==> flow/design.v <==
module oppo (
    input [31:0] in,
    input        cin,
    output [31:0] in_abs
);
    assign in_abs = ({32{cin}} ^ in) + $unsigned(cin);
endmodule
module lzd_4 (
    input [3:0] in,
    output [1:0] out,
    output       zero
);
    assign zero = ~(|in); 
    assign out[0] = (in[2] | ~in[1]) & ~in[3];
    assign out[1] = ~(in[3] | in[2]);
endmodule
module lzd_16 (
    input [15:0] in,
    output [3:0] out,
    output       zero
);
    wire [3:0] z;
    wire [1:0] out_2 [3:0];
    lzd_4 lzd_4_0(in[15:12], out_2[0], z[0]);
    lzd_4 lzd_4_1(in[11: 8], out_2[1], z[1]);
    lzd_4 lzd_4_2(in[ 7: 4], out_2[2], z[2]);
    lzd_4 lzd_4_3(in[ 3: 0], out_2[3], z[3]);
    assign out[2] = z[0] & (~z[1] | z[2] & ~z[3]);
    assign out[3] = z[0] & z[1] & (~z[2] | ~z[3]);
    assign out[1:0] = {2{~out[3] & ~out[2]}} & out_2[0]
                    | {2{~out[3] &  out[2]}} & out_2[1]
                    | {2{ out[3] & ~out[2]}} & out_2[2]
                    | {2{ out[3] &  out[2]}} & out_2[3];
    assign zero = &z;
endmodule
module lzd_32 (
    input [31:0] in,
    output [4:0] out,
    output       zero
);
    wire [1:0] z;
    wire [3:0] out_3_0 [1:0];
    lzd_16 lzd_16_0(in[31:16], out_3_0[0], z[0]);
    lzd_16 lzd_16_1(in[15: 0], out_3_0[1], z[1]);
    assign out[4] = z[0];
    assign out[3:0] = {4{~z[0]}} & out_3_0[0] |
                      {4{ z[0]}} & out_3_0[1];
    assign zero = z[0] & z[1];
endmodule
module divider (
    input div_clk,
    input resetn,
    input div,
    input div_signed,
    input [31:0] x,
    input [31:0] y,
    output [31:0] s,
    output [31:0] r,
    output complete
);
    (*MAX_FANOUT = 50*) reg [64:0] rem;
    reg [31:0] quot;
    reg [31:0] quotM;
    reg [32:0] divisor;
    reg [ 5:0] cout;
    (*MAX_FANOUT = 50*) reg [ 4:0] current_state;
    reg [ 4:0] next_state;
    reg [31:0] x_abs_reg;
    reg [31:0] y_abs_reg;
    wire [31:0] s_abs;
    wire [31:0] r_abs;
    wire s_sign;
    wire r_sign;
    wire [31:0] x_abs;
    wire [31:0] y_abs;
    oppo oppo1(x, x[31] & div_signed, x_abs);
    oppo oppo2(y, y[31] & div_signed, y_abs);
    assign s_sign = x[31] ^ y[31];
    assign r_sign = x[31];
    always @(posedge div_clk) begin
        if (~resetn) begin
            x_abs_reg <= 0;
            y_abs_reg <= 0;
        end
        else if (current_state[0] & div)
            x_abs_reg <= x_abs;
            y_abs_reg <= y_abs;
    end
    wire [31:0] lzd_in;
    wire [ 4:0] lzd_out;
    wire [ 5:0] shft_amt;
    wire long_shft;
    wire short_shft;
    wire [ 5:0] lzd_shamt;
    wire [ 5:0] min_shamt;
    wire quot_one;
    wire [32:0] result;  
    wire zero;
    wire [64:0] shft_src;
    wire [64:0] shft_out;
    wire [32:0] add_A;
    wire [32:0] add_B;
    wire cin;
    wire [32:0] add_out;
    wire final_shift;
    reg  [5:0] first_shft;
    always @(posedge div_clk) begin
        if (~resetn)
            first_shft <= 6'b0;
        else if (current_state[1])
            first_shft <= shft_amt;
    end
    assign final_shift = cout <= lzd_shamt;
    assign shft_src = (current_state[1]) ? {33'b0, x_abs_reg}
                                         : rem;
    assign shft_out = shft_src << shft_amt;
    assign long_shft = ~(rem[64] ^ rem[63]);
    assign short_shft = rem[64] ^ rem[63];
    assign quot_one = shft_out[64] ^ shft_out[63];
    assign lzd_shamt = {zero, {5{~zero}} & lzd_out};
    assign min_shamt  = (~final_shift) ? lzd_shamt : cout;
    assign shft_amt = {6{short_shft}} & 6'b1
                    | {6{long_shft }} & min_shamt;
    assign lzd_in = (current_state[1]) ? y_abs_reg : rem[63:32] ^ {32{rem[64]}};
    assign add_A = shft_out[64:32];
    assign add_B = {33{~rem[64]}} ^ divisor;
    assign cin   = ~rem[64];
    assign add_out = add_A + add_B + $unsigned(cin);
    assign result = (quot_one) ? add_out
                               : shft_out[64:32];
    lzd_32 lzd(lzd_in, lzd_out, zero);
    always @(posedge div_clk) begin
        if (~resetn)
            divisor <= 33'b0;
        else if (current_state[1])
            divisor <= {1'b0, y_abs_reg << lzd_out};
    end
    always @(posedge div_clk) begin
        if (~resetn)
            rem <= 65'b0;
        else if (current_state[1])
            rem <= shft_out;
        else if (current_state[2])
            rem <= {result, rem[30:0], 1'b0};
    end
    wire [31:0] shft_quot = quot << shft_amt[4:0];
    wire [31:0] shft_quotM = ~(~quotM << shft_amt[4:0]);
    always @(posedge div_clk) begin
        if (~resetn | current_state[0]) begin
            quot  <= 32'b0;
            quotM <= 32'b0;
        end
        else if (current_state[2]) begin
            if (~shft_out[64] | shft_out[64] & shft_out[63]) 
                quot <= {shft_quot[31:1], ~shft_out[64] & shft_out[63]};
            else 
                quot <= {shft_quotM[31:1], 1'b1};
            if (~shft_out[64] & shft_out[63])
                quotM <= {shft_quot[31:1], 1'b0};
            else
                quotM <= {shft_quotM[31:1], ~(shft_out[64] & ~shft_out[63])};
        end
    end
    always @(posedge div_clk) begin
        if (~resetn | current_state[0])
            cout <= 6'b100000;
        else if (current_state[2])
            cout <= cout - shft_amt;
    end
    localparam IDLE = 5'b00001,
               INIT = 5'b00010,
               QUOT = 5'b00100,
               FIX  = 5'b01000,
               DONE = 5'b10000;
    always @(posedge div_clk) begin
        if (~resetn)
            current_state <= IDLE;
        else
            current_state <= next_state;
    end
    always @(*) begin
        case (current_state)
            IDLE: begin
                if (~resetn) 
                    next_state = IDLE;
                else if (div)
                    next_state = INIT;
                else
                    next_state = IDLE;
            end
            INIT: next_state = QUOT;
            QUOT: begin
                if (final_shift)
                    next_state = FIX;
                else 
                    next_state = QUOT;
            end
            FIX  :next_state = DONE;
            DONE: next_state = IDLE;
            default: next_state = IDLE;
        endcase
    end
    reg [31:0] s_abs_reg;
    reg [31:0] r_abs_reg;
    assign s_abs = (rem[64]) ? quotM : quot;
    assign r_abs = ((rem[64]) ? rem[63:32] + divisor[31:0] : rem[63:32]) >> first_shft;
    always @(posedge div_clk) begin
        if (~resetn) begin
            s_abs_reg <= 0;
            r_abs_reg <= 0;
        end
        else if (current_state[3])
            s_abs_reg <= s_abs;
            r_abs_reg <= r_abs;
    end
    oppo oppo3(s_abs_reg, s_sign & div_signed, s);
    oppo oppo4(r_abs_reg, r_sign & div_signed, r);
    assign complete = current_state[4];
endmodule
Appendix: tool output

Tool chain data of divider
Module divider before and after one edit of its RTL, step after step.
Lines under "before" count in the file above, lines under "after" in the edited file.
"change": "after" minus "before" as printed here.
Library cell names are shortened.
A cell with -- has no value.
- top: divider
- clock: div_clk
- cell library: sky130hd
- corner: tt_025C_1v80

Diff
The edit as a unified diff against the file above.
The edited RTL no longer does the same as the RTL above: the edit was made by script, with no optimisation intended.
begin of diff
@@ -129,5 +129,6 @@
     assign result = (quot_one) ? add_out
                                : shft_out[64:32];
-    lzd_32 lzd(lzd_in, lzd_out, zero);
+    assign lzd_out = 0;
+    assign zero = 0;
     always @(posedge div_clk) begin
         if (~resetn)
end of diff

Word level
Counts by Yosys on the flattened word-level netlist (proc, flatten, opt, wreduce; memories kept). Register bits leave out memories and registers merged into their read ports (data or address). Print and check cells are left out. Cells with the same type and inputs are merged into one.
- word-level totals (item ; before ; after ; change):
    output and inout bits ; 65 ; 65 ; 0
    word-level cells ; 182 ; 68 ; -114
    bits of input ports ; 68 ; 68 ; 0
    register bits after elaboration ; 306 ; 306 ; 0
- cells by class (item ; before ; after ; change):
    mux-type cells ; 13 ; 12 ; -1
    shifts and indexed selects ; 5 ; 4 ; -1
    $lt $le $gt $ge ; 1 ; 1 ; 0
    reductions and logical operators ; 11 ; 1 ; -10
    eq/ne operators ; 4 ; 4 ; 0
    add/subtract/negate cells ; 8 ; 8 ; 0
    bitwise gates (word level) ; 129 ; 27 ; -102
- operators with widths (kind ; before ; after ; change):
    NOT 1 bit ; 44 ; 6 ; -38
    AND 1 bit ; 32 ; 7 ; -25
    bitwise OR 1 bit ; 22 ; 2 ; -20
    AND 2 bit ; 8 ; 0 ; -8
    OR reduction 4 bit ; 8 ; 0 ; -8
    bitwise OR 2 bit ; 6 ; 0 ; -6
    AND 4 bit ; 2 ; 0 ; -2
    AND reduction 4 bit ; 2 ; 0 ; -2
    two-way mux 32 bit ; 5 ; 4 ; -1
    XOR 32 bit ; 5 ; 4 ; -1
    << shifter 32 x 5 -> 32 bit ; 3 ; 2 ; -1
    AND 5 bit ; 1 ; 0 ; -1
    less-or-equal comparator 6 bit ; 1 ; 0 ; -1
    bitwise OR 4 bit ; 1 ; 0 ; -1
    less-or-equal comparator 6 x 1 -> 1 bit (second input constant) ; 0 ; 1 ; +1
    adder 32 x 1 -> 32 bit ; 4 ; 4 ; 0
    two-way mux 65 bit ; 3 ; 3 ; 0
    XOR 1 bit ; 3 ; 3 ; 0
    NOT 32 bit ; 2 ; 2 ; 0
    adder 32 bit ; 1 ; 1 ; 0
    adder 33 x 1 -> 33 bit ; 1 ; 1 ; 0
    adder 33 bit ; 1 ; 1 ; 0
    AND 6 bit ; 1 ; 1 ; 0
    equality test 5 x 1 -> 1 bit (second input constant) ; 1 ; 1 ; 0
    equality test 5 x 2 -> 1 bit (second input constant) ; 1 ; 1 ; 0
    equality test 5 x 3 -> 1 bit (second input constant) ; 1 ; 1 ; 0
    equality test 5 x 4 -> 1 bit (second input constant) ; 1 ; 1 ; 0
    two-way mux 2 bit ; 1 ; 1 ; 0
The list need not be complete.

Longest topological paths
Depth = most cells in a row (Yosys ltp): at word level without a register or memory, in the mapped netlist without a sequential cell, where the memories' decode and read muxes count.
- depth (item ; before ; after ; change):
    depth in word-level cells ; 26 ; 10 ; -16
    ABC_AREA ; 0 ; 0 ; --
    mapped depth ; 51 ; 18 ; -33
    mapped depth without buffers ; 41 ; 16 ; -25

Synthesis result
The flow's flattened synthesis, as Yosys stat reports it; memories are mapped. The netlist is that of the ABC_AREA named above (0 if unset); the other value can give another one.
- cells by type (cell ; before ; after ; change):
    mux2i_1 ; 501 ; 186 ; -315
    nor2_1 ; 560 ; 347 ; -213
    nand2_1 ; 503 ; 307 ; -196
    a21oi_1 ; 360 ; 199 ; -161
    o21ai_0 ; 256 ; 134 ; -122
    nand3_1 ; 122 ; 48 ; -74
    mux4_2 ; 7 ; 73 ; +66
    nor3_1 ; 113 ; 49 ; -64
    clkbuf_1 ; 215 ; 154 ; -61
    mux2_2 ; 60 ; 12 ; -48
    buf_1 ; 78 ; 38 ; -40
    a211oi_1 ; 146 ; 108 ; -38
    buf_2 ; 50 ; 14 ; -36
    a31oi_1 ; 63 ; 31 ; -32
    nand2b_1 ; 62 ; 39 ; -23
    nor2b_1 ; 32 ; 52 ; +20
    o211ai_1 ; 46 ; 30 ; -16
    a311oi_1 ; 21 ; 36 ; +15
The list need not be complete.
- mapped netlist (item ; before ; after ; change):
    buffers ; 349 ; 210 ; -139
    chip area (Yosys) (sq um) ; 32184.6 ; 24283.3 ; -7901.3
    cell count ; 4480 ; 3031 ; -1449
    flip-flop cells ; 306 ; 306 ; 0
By module: a second synthesis without flattening, with its own total; a netlist apart from the flattened one above.
- unflattened totals (item ; before ; after ; change):
    cells (unflattened synthesis) ; 4633 ; 3130 ; -1503
    area total of the unflattened synthesis (sq um) ; 34062.7 ; 25632.1 ; -8430.6
Rows give one instance, submodules left out.
- by module, before (module ; area (sq um) ; times used ; seq. area (sq um) ; cells):
    divider ; 27283.7 ; 1 ; 6125.9 ; 3681
    oppo ; 1569.0 ; 4 ; 0.0 ; 218
    lzd_16 ; 121.4 ; 2 ; 0.0 ; 21
    lzd_4 ; 25.0 ; 8 ; 0.0 ; 4
    lzd_32 ; 60.1 ; 1 ; 0.0 ; 6
- by module, after (module ; area (sq um) ; times used ; seq. area (sq um) ; cells):
    divider ; 19356.1 ; 1 ; 6125.9 ; 2258
    oppo ; 1569.0 ; 4 ; 0.0 ; 218

Timing after synthesis
OpenSTA on the mapped netlist: ideal clock, no wires. The path of least setup slack (recovery checks aside). Input and output delay are each 20% of the period. Register names are those of the netlist, which keeps one name where synthesis merged equal registers.
- timing post-synthesis (item ; before ; after ; change):
    path type ; flip-flop to flip-flop ; input port to output port ; --
    from ; reg rem[58] ; in x[31] ; --
    to ; reg rem[64] ; out r[30] ; --
    data required time (ns) ; 9.941 ; 8.000 ; -1.941
    path slack (ns) ; -0.831 ; 2.483 ; +3.314
    path buffers ; 12 ; 6 ; -6
    stages ; 49 ; 16 ; -33
    data arrival time (ns) ; 10.772 ; 5.517 ; -5.255
    external input delay (ns) ; -- ; 2.000 ; --
    path delay (ns) ; 10.831 ; 3.517 ; -7.314
    clock period (ns) ; 10.0 ; 10.0 ; 0.0
    time at the first pin (ns) ; 0.000 ; 2.000 ; +2.000
    period reached after synthesis (ns) ; 10.831 ; 7.517 ; -3.314
"path delay" is the arrival time less input delay plus setup time.
A path that ends at an output port has no setup time.
"stages" counts driving pins, that of a launching flip-flop among them; a cell with two outputs on the path counts twice.
"period reached after synthesis" is the clock period less the worst setup slack; recovery checks do not enter. This is arithmetic on one report: input and output delays are still those of the set period (20% each).
Between the ends stands the longest chain of elaborated cells between them, by number of cells; it is not shown to be the way that was timed. Of several equally long chains one is given.
Each line given opens the expression or statement behind the cell; cells for indexed reads and writes are added by Yosys, which also makes memories of some case tables.
A register here has more assigning lines than the two given.
Between the ends, post-synthesis, before:
- cell sequence: dfxtp_1 -> buf_2 -> or4_1 -> and3_1 -> or4_1 -> buf_2 -> nor3_2 -> nor2_1 -> a21oi_1 -> clkbuf_1 -> clkbuf_1 -> and2_1 -> ha_1 -> nor2b_1 -> o21bai_1 -> a31o_2 -> clkbuf_1 -> nor3_1 -> [13 not listed] -> ha_1 -> a21o_1 -> a21oi_1 -> o21bai_1 -> a211oi_1 -> nor3_1 -> o41ai_1 -> a31oi_1 -> a41o_1 -> o41a_1 -> and3_1 -> o31ai_1 -> o211ai_2 -> a41oi_1 -> nor3_2 -> or3_1 -> a211oi_1 -> o31a_1
- length of the longest elaborated chain: 25
- noted elaborated cells on any way between the ends: 45
- those cells by class: add/sub (2); compare (1); shift (1); mux (6); logic (33); reduce/logical (2)
- ends and longest elaborated chain, post-synthesis, before (item ; line ; RTL):
    from (decl) ; 61 ; (*MAX_FANOUT = 50*) reg [64:0] rem;
    from (assign) ; 142 ; rem <= shft_out;
    from (assign) ; 144 ; rem <= {result, rem[30:0], 1'b0};
    XOR 32 bit ; 124 ; assign lzd_in = (current_state[1]) ? y_abs_reg : rem[63:32] ^ {32{rem[64]}};
    two-way mux 32 bit ; 124 ;
    OR reduction 4 bit ; 13 ; assign zero = ~(|in);
    NOT 1 bit ; 13 ;
    AND 1 bit (2 in a row) ; 29 ; assign out[3] = z[0] & z[1] & (~z[2] | ~z[3]);
    NOT 1 bit ; 30 ; assign out[1:0] = {2{~out[3] & ~out[2]}} & out_2[0]
    AND 1 bit ; 30 ;
    [10 not listed] ; -- ;
    bitwise OR 1 x 6 -> 6 bit ; 122 ; assign shft_amt = {6{short_shft}} & 6'b1
    << shifter 65 x 6 -> 65 bit ; 116 ; assign shft_out = shft_src << shft_amt;
    adder 33 bit ; 128 ; assign add_out = add_A + add_B + $unsigned(cin);
    adder 33 x 1 -> 33 bit ; 128 ;
    two-way mux 33 bit ; 129 ; assign result = (quot_one) ? add_out
    two-way mux 65 bit ; 143 ; else if (current_state[2])
    two-way mux 65 bit ; 141 ; else if (current_state[1])
    to (assign) ; 142 ;
    to (assign) ; 144 ;
    to (decl) ; 61 ;
Between the ends, post-synthesis, after:
- cell sequence: buf_2 -> nand2_1 -> clkbuf_1 -> buf_2 -> clkbuf_1 -> clkbuf_1 -> clkbuf_1 -> xnor2_1 -> ha_1 -> nand3_1 -> nand2b_1 -> or2_2 -> a211oi_1 -> a21o_1 -> o21ai_1 -> xnor2_1
- length of the longest elaborated chain: 3
- noted elaborated cells on any way between the ends: 3
- those cells by class: add/sub (1); logic (2)
- ends and longest elaborated chain, post-synthesis, after (item ; line ; RTL):
    from (decl) ; 55 ; input [31:0] x,
    AND 1 bit ; 218 ; oppo oppo4(r_abs_reg, r_sign & div_signed, r);
    XOR 32 bit ; 6 ; assign in_abs = ({32{cin}} ^ in) + $unsigned(cin);
    adder 32 x 1 -> 32 bit ; 6 ;
    to (decl) ; 58 ; output [31:0] r,

Path in the finished layout
From the final timing report of the runs of pair A: the path of least setup slack in the routed layout; clock arrival at registers is part of the times.
- timing after layout (item ; before ; after ; change):
    path type ; flip-flop to flip-flop ; input port to output port ; --
    from ; reg current_state[1] ; in div_signed ; --
    to ; reg rem[64] ; out r[31] ; --
    data required time (ns) ; 10.49 ; 7.99 ; -2.50
    path buffers ; 4 ; 2 ; -2
    time at the first pin (ns) ; 0.57 ; 2.00 ; +1.43
    clock period (ns) ; 9.99 ; 9.99 ; 0.00
    path slack (ns) ; 0.22 ; 0.94 ; +0.72
    stages ; 40 ; 12 ; -28
    data arrival time (ns) ; 10.27 ; 7.06 ; -3.21
    external input delay (ns) ; -- ; 2.00 ; --
Between the ends stands the longest chain of elaborated cells between them, by number of cells; it is not shown to be the way that was timed. Of several equally long chains one is given.
A register here has more assigning lines than the two given.
Between the ends, after layout, before:
- cell sequence: dfxtp_4 -> buf_4 -> or4_1 -> and3_1 -> or4_4 -> nor2_1 -> a31oi_1 -> nor2_4 -> nand2_1 -> ha_1 -> nor2b_1 -> o21bai_2 -> a31oi_2 -> o211ai_1 -> o31ai_4 -> buf_4 -> buf_6 -> nor2_1 -> [4 not listed] -> mux2_2 -> o22ai_1 -> buf_4 -> ha_1 -> nand4_1 -> nor3_1 -> o41ai_2 -> a31oi_1 -> a41o_1 -> o41a_1 -> and3_1 -> o31ai_1 -> o211ai_2 -> a41oi_1 -> nor3_2 -> or3_1 -> a211oi_1 -> o31a_1
- length of the longest elaborated chain: 25
- noted elaborated cells on any way between the ends: 125
- those cells by class: add/sub (2); compare (1); shift (1); mux (6); logic (104); reduce/logical (11)
- ends and longest elaborated chain, after layout, before (item ; line ; RTL):
    from (decl) ; 66 ; (*MAX_FANOUT = 50*) reg [ 4:0] current_state;
    from (assign) ; 177 ; current_state <= IDLE;
    from (assign) ; 179 ; current_state <= next_state;
    two-way mux 32 bit ; 124 ; assign lzd_in = (current_state[1]) ? y_abs_reg : rem[63:32] ^ {32{rem[64]}};
    OR reduction 4 bit ; 13 ; assign zero = ~(|in);
    NOT 1 bit ; 13 ;
    AND 1 bit ; 28 ; assign out[2] = z[0] & (~z[1] | z[2] & ~z[3]);
    bitwise OR 1 bit ; 28 ;
    AND 1 bit ; 28 ;
    NOT 1 bit ; 30 ; assign out[1:0] = {2{~out[3] & ~out[2]}} & out_2[0]
    [11 not listed] ; -- ;
    bitwise OR 1 x 6 -> 6 bit ; 122 ; assign shft_amt = {6{short_shft}} & 6'b1
    << shifter 65 x 6 -> 65 bit ; 116 ; assign shft_out = shft_src << shft_amt;
    adder 33 bit ; 128 ; assign add_out = add_A + add_B + $unsigned(cin);
    adder 33 x 1 -> 33 bit ; 128 ;
    two-way mux 33 bit ; 129 ; assign result = (quot_one) ? add_out
    two-way mux 65 bit ; 143 ; else if (current_state[2])
    two-way mux 65 bit ; 141 ; else if (current_state[1])
    to (assign) ; 142 ; rem <= shft_out;
    to (assign) ; 144 ; rem <= {result, rem[30:0], 1'b0};
    to (decl) ; 61 ; (*MAX_FANOUT = 50*) reg [64:0] rem;
Between the ends, after layout, after:
- cell sequence: clkdlybuf4s50_1 -> nand2_2 -> or4_1 -> a211oi_2 -> nand2_1 -> a21oi_2 -> nand2_1 -> a211o_1 -> o21a_1 -> o21ai_1 -> xnor2_1 -> clkdlybuf4s50_1
- length of the longest elaborated chain: 3
- noted elaborated cells on any way between the ends: 3
- those cells by class: add/sub (1); logic (2)
- ends and longest elaborated chain, after layout, after (item ; line ; RTL):
    from (decl) ; 54 ; input div_signed,
    AND 1 bit ; 218 ; oppo oppo4(r_abs_reg, r_sign & div_signed, r);
    XOR 32 bit ; 6 ; assign in_abs = ({32{cin}} ^ in) + $unsigned(cin);
    adder 32 x 1 -> 32 bit ; 6 ;
    to (decl) ; 58 ; output [31:0] r,

Flow runs
Both versions went through the flow (Yosys, OpenROAD) with the same settings in each pair. Constraints: input delay and output delay 20% of the set period each, output load 0.01 pF.
Flow settings, pair A:
- noted period_ns: 9.99
- noted CAP_MARGIN: 20
- CORE_MARGIN: 2
- noted CORE_UTILIZATION: 40
- SLEW_MARGIN at 20
- measured results, pair A (item ; before ; after ; change):
    chip area after synthesis (Yosys) (sq um) ; 32184.6 ; 24283.3 ; -7901.3
    total negative slack on setup checks (ns) ; 0.000 ; 0.000 ; 0.000
    setup slack of the critical path (ns) ; 0.221 ; 0.936 ; +0.715
    die area (sq um) ; 82745.4 ; 62695.2 ; -20050.2
    standard-cell area of the final layout (sq um) ; 36322.3 ; 27335.0 ; -8987.3
    reached clock period (ns) ; 9.769 ; 9.054 ; -0.715
Flow settings, pair B:
- CORE_MARGIN: 6
- noted CORE_UTILIZATION: 61
- GPL_ROUTABILITY_DRIVEN at 1
- PLACE_DENSITY: 0.7
- noted SETUP_SLACK_MARGIN: 1.63
- TNS_END_PERCENT: 70
- noted period_ns: 10.4
- noted CAP_MARGIN: 20
- SLEW_MARGIN at 20
- measured results, pair B (item ; before ; after ; change):
    chip area after synthesis (Yosys) (sq um) ; 32184.6 ; 24283.3 ; -7901.3
    total negative slack on setup checks (ns) ; 0.000 ; 0.000 ; 0.000
    setup slack of the critical path (ns) ; 1.286 ; 1.847 ; +0.561
    die area (sq um) ; 58418.9 ; 44740.7 ; -13678.2
    standard-cell area of the final layout (sq um) ; 37164.4 ; 26932.1 ; -10232.3
    reached clock period (ns) ; 9.114 ; 8.553 ; -0.561
"reached clock period" means the clock period less the worst setup slack. The figure is calculated, with input and output delays left at 20% of the set period.
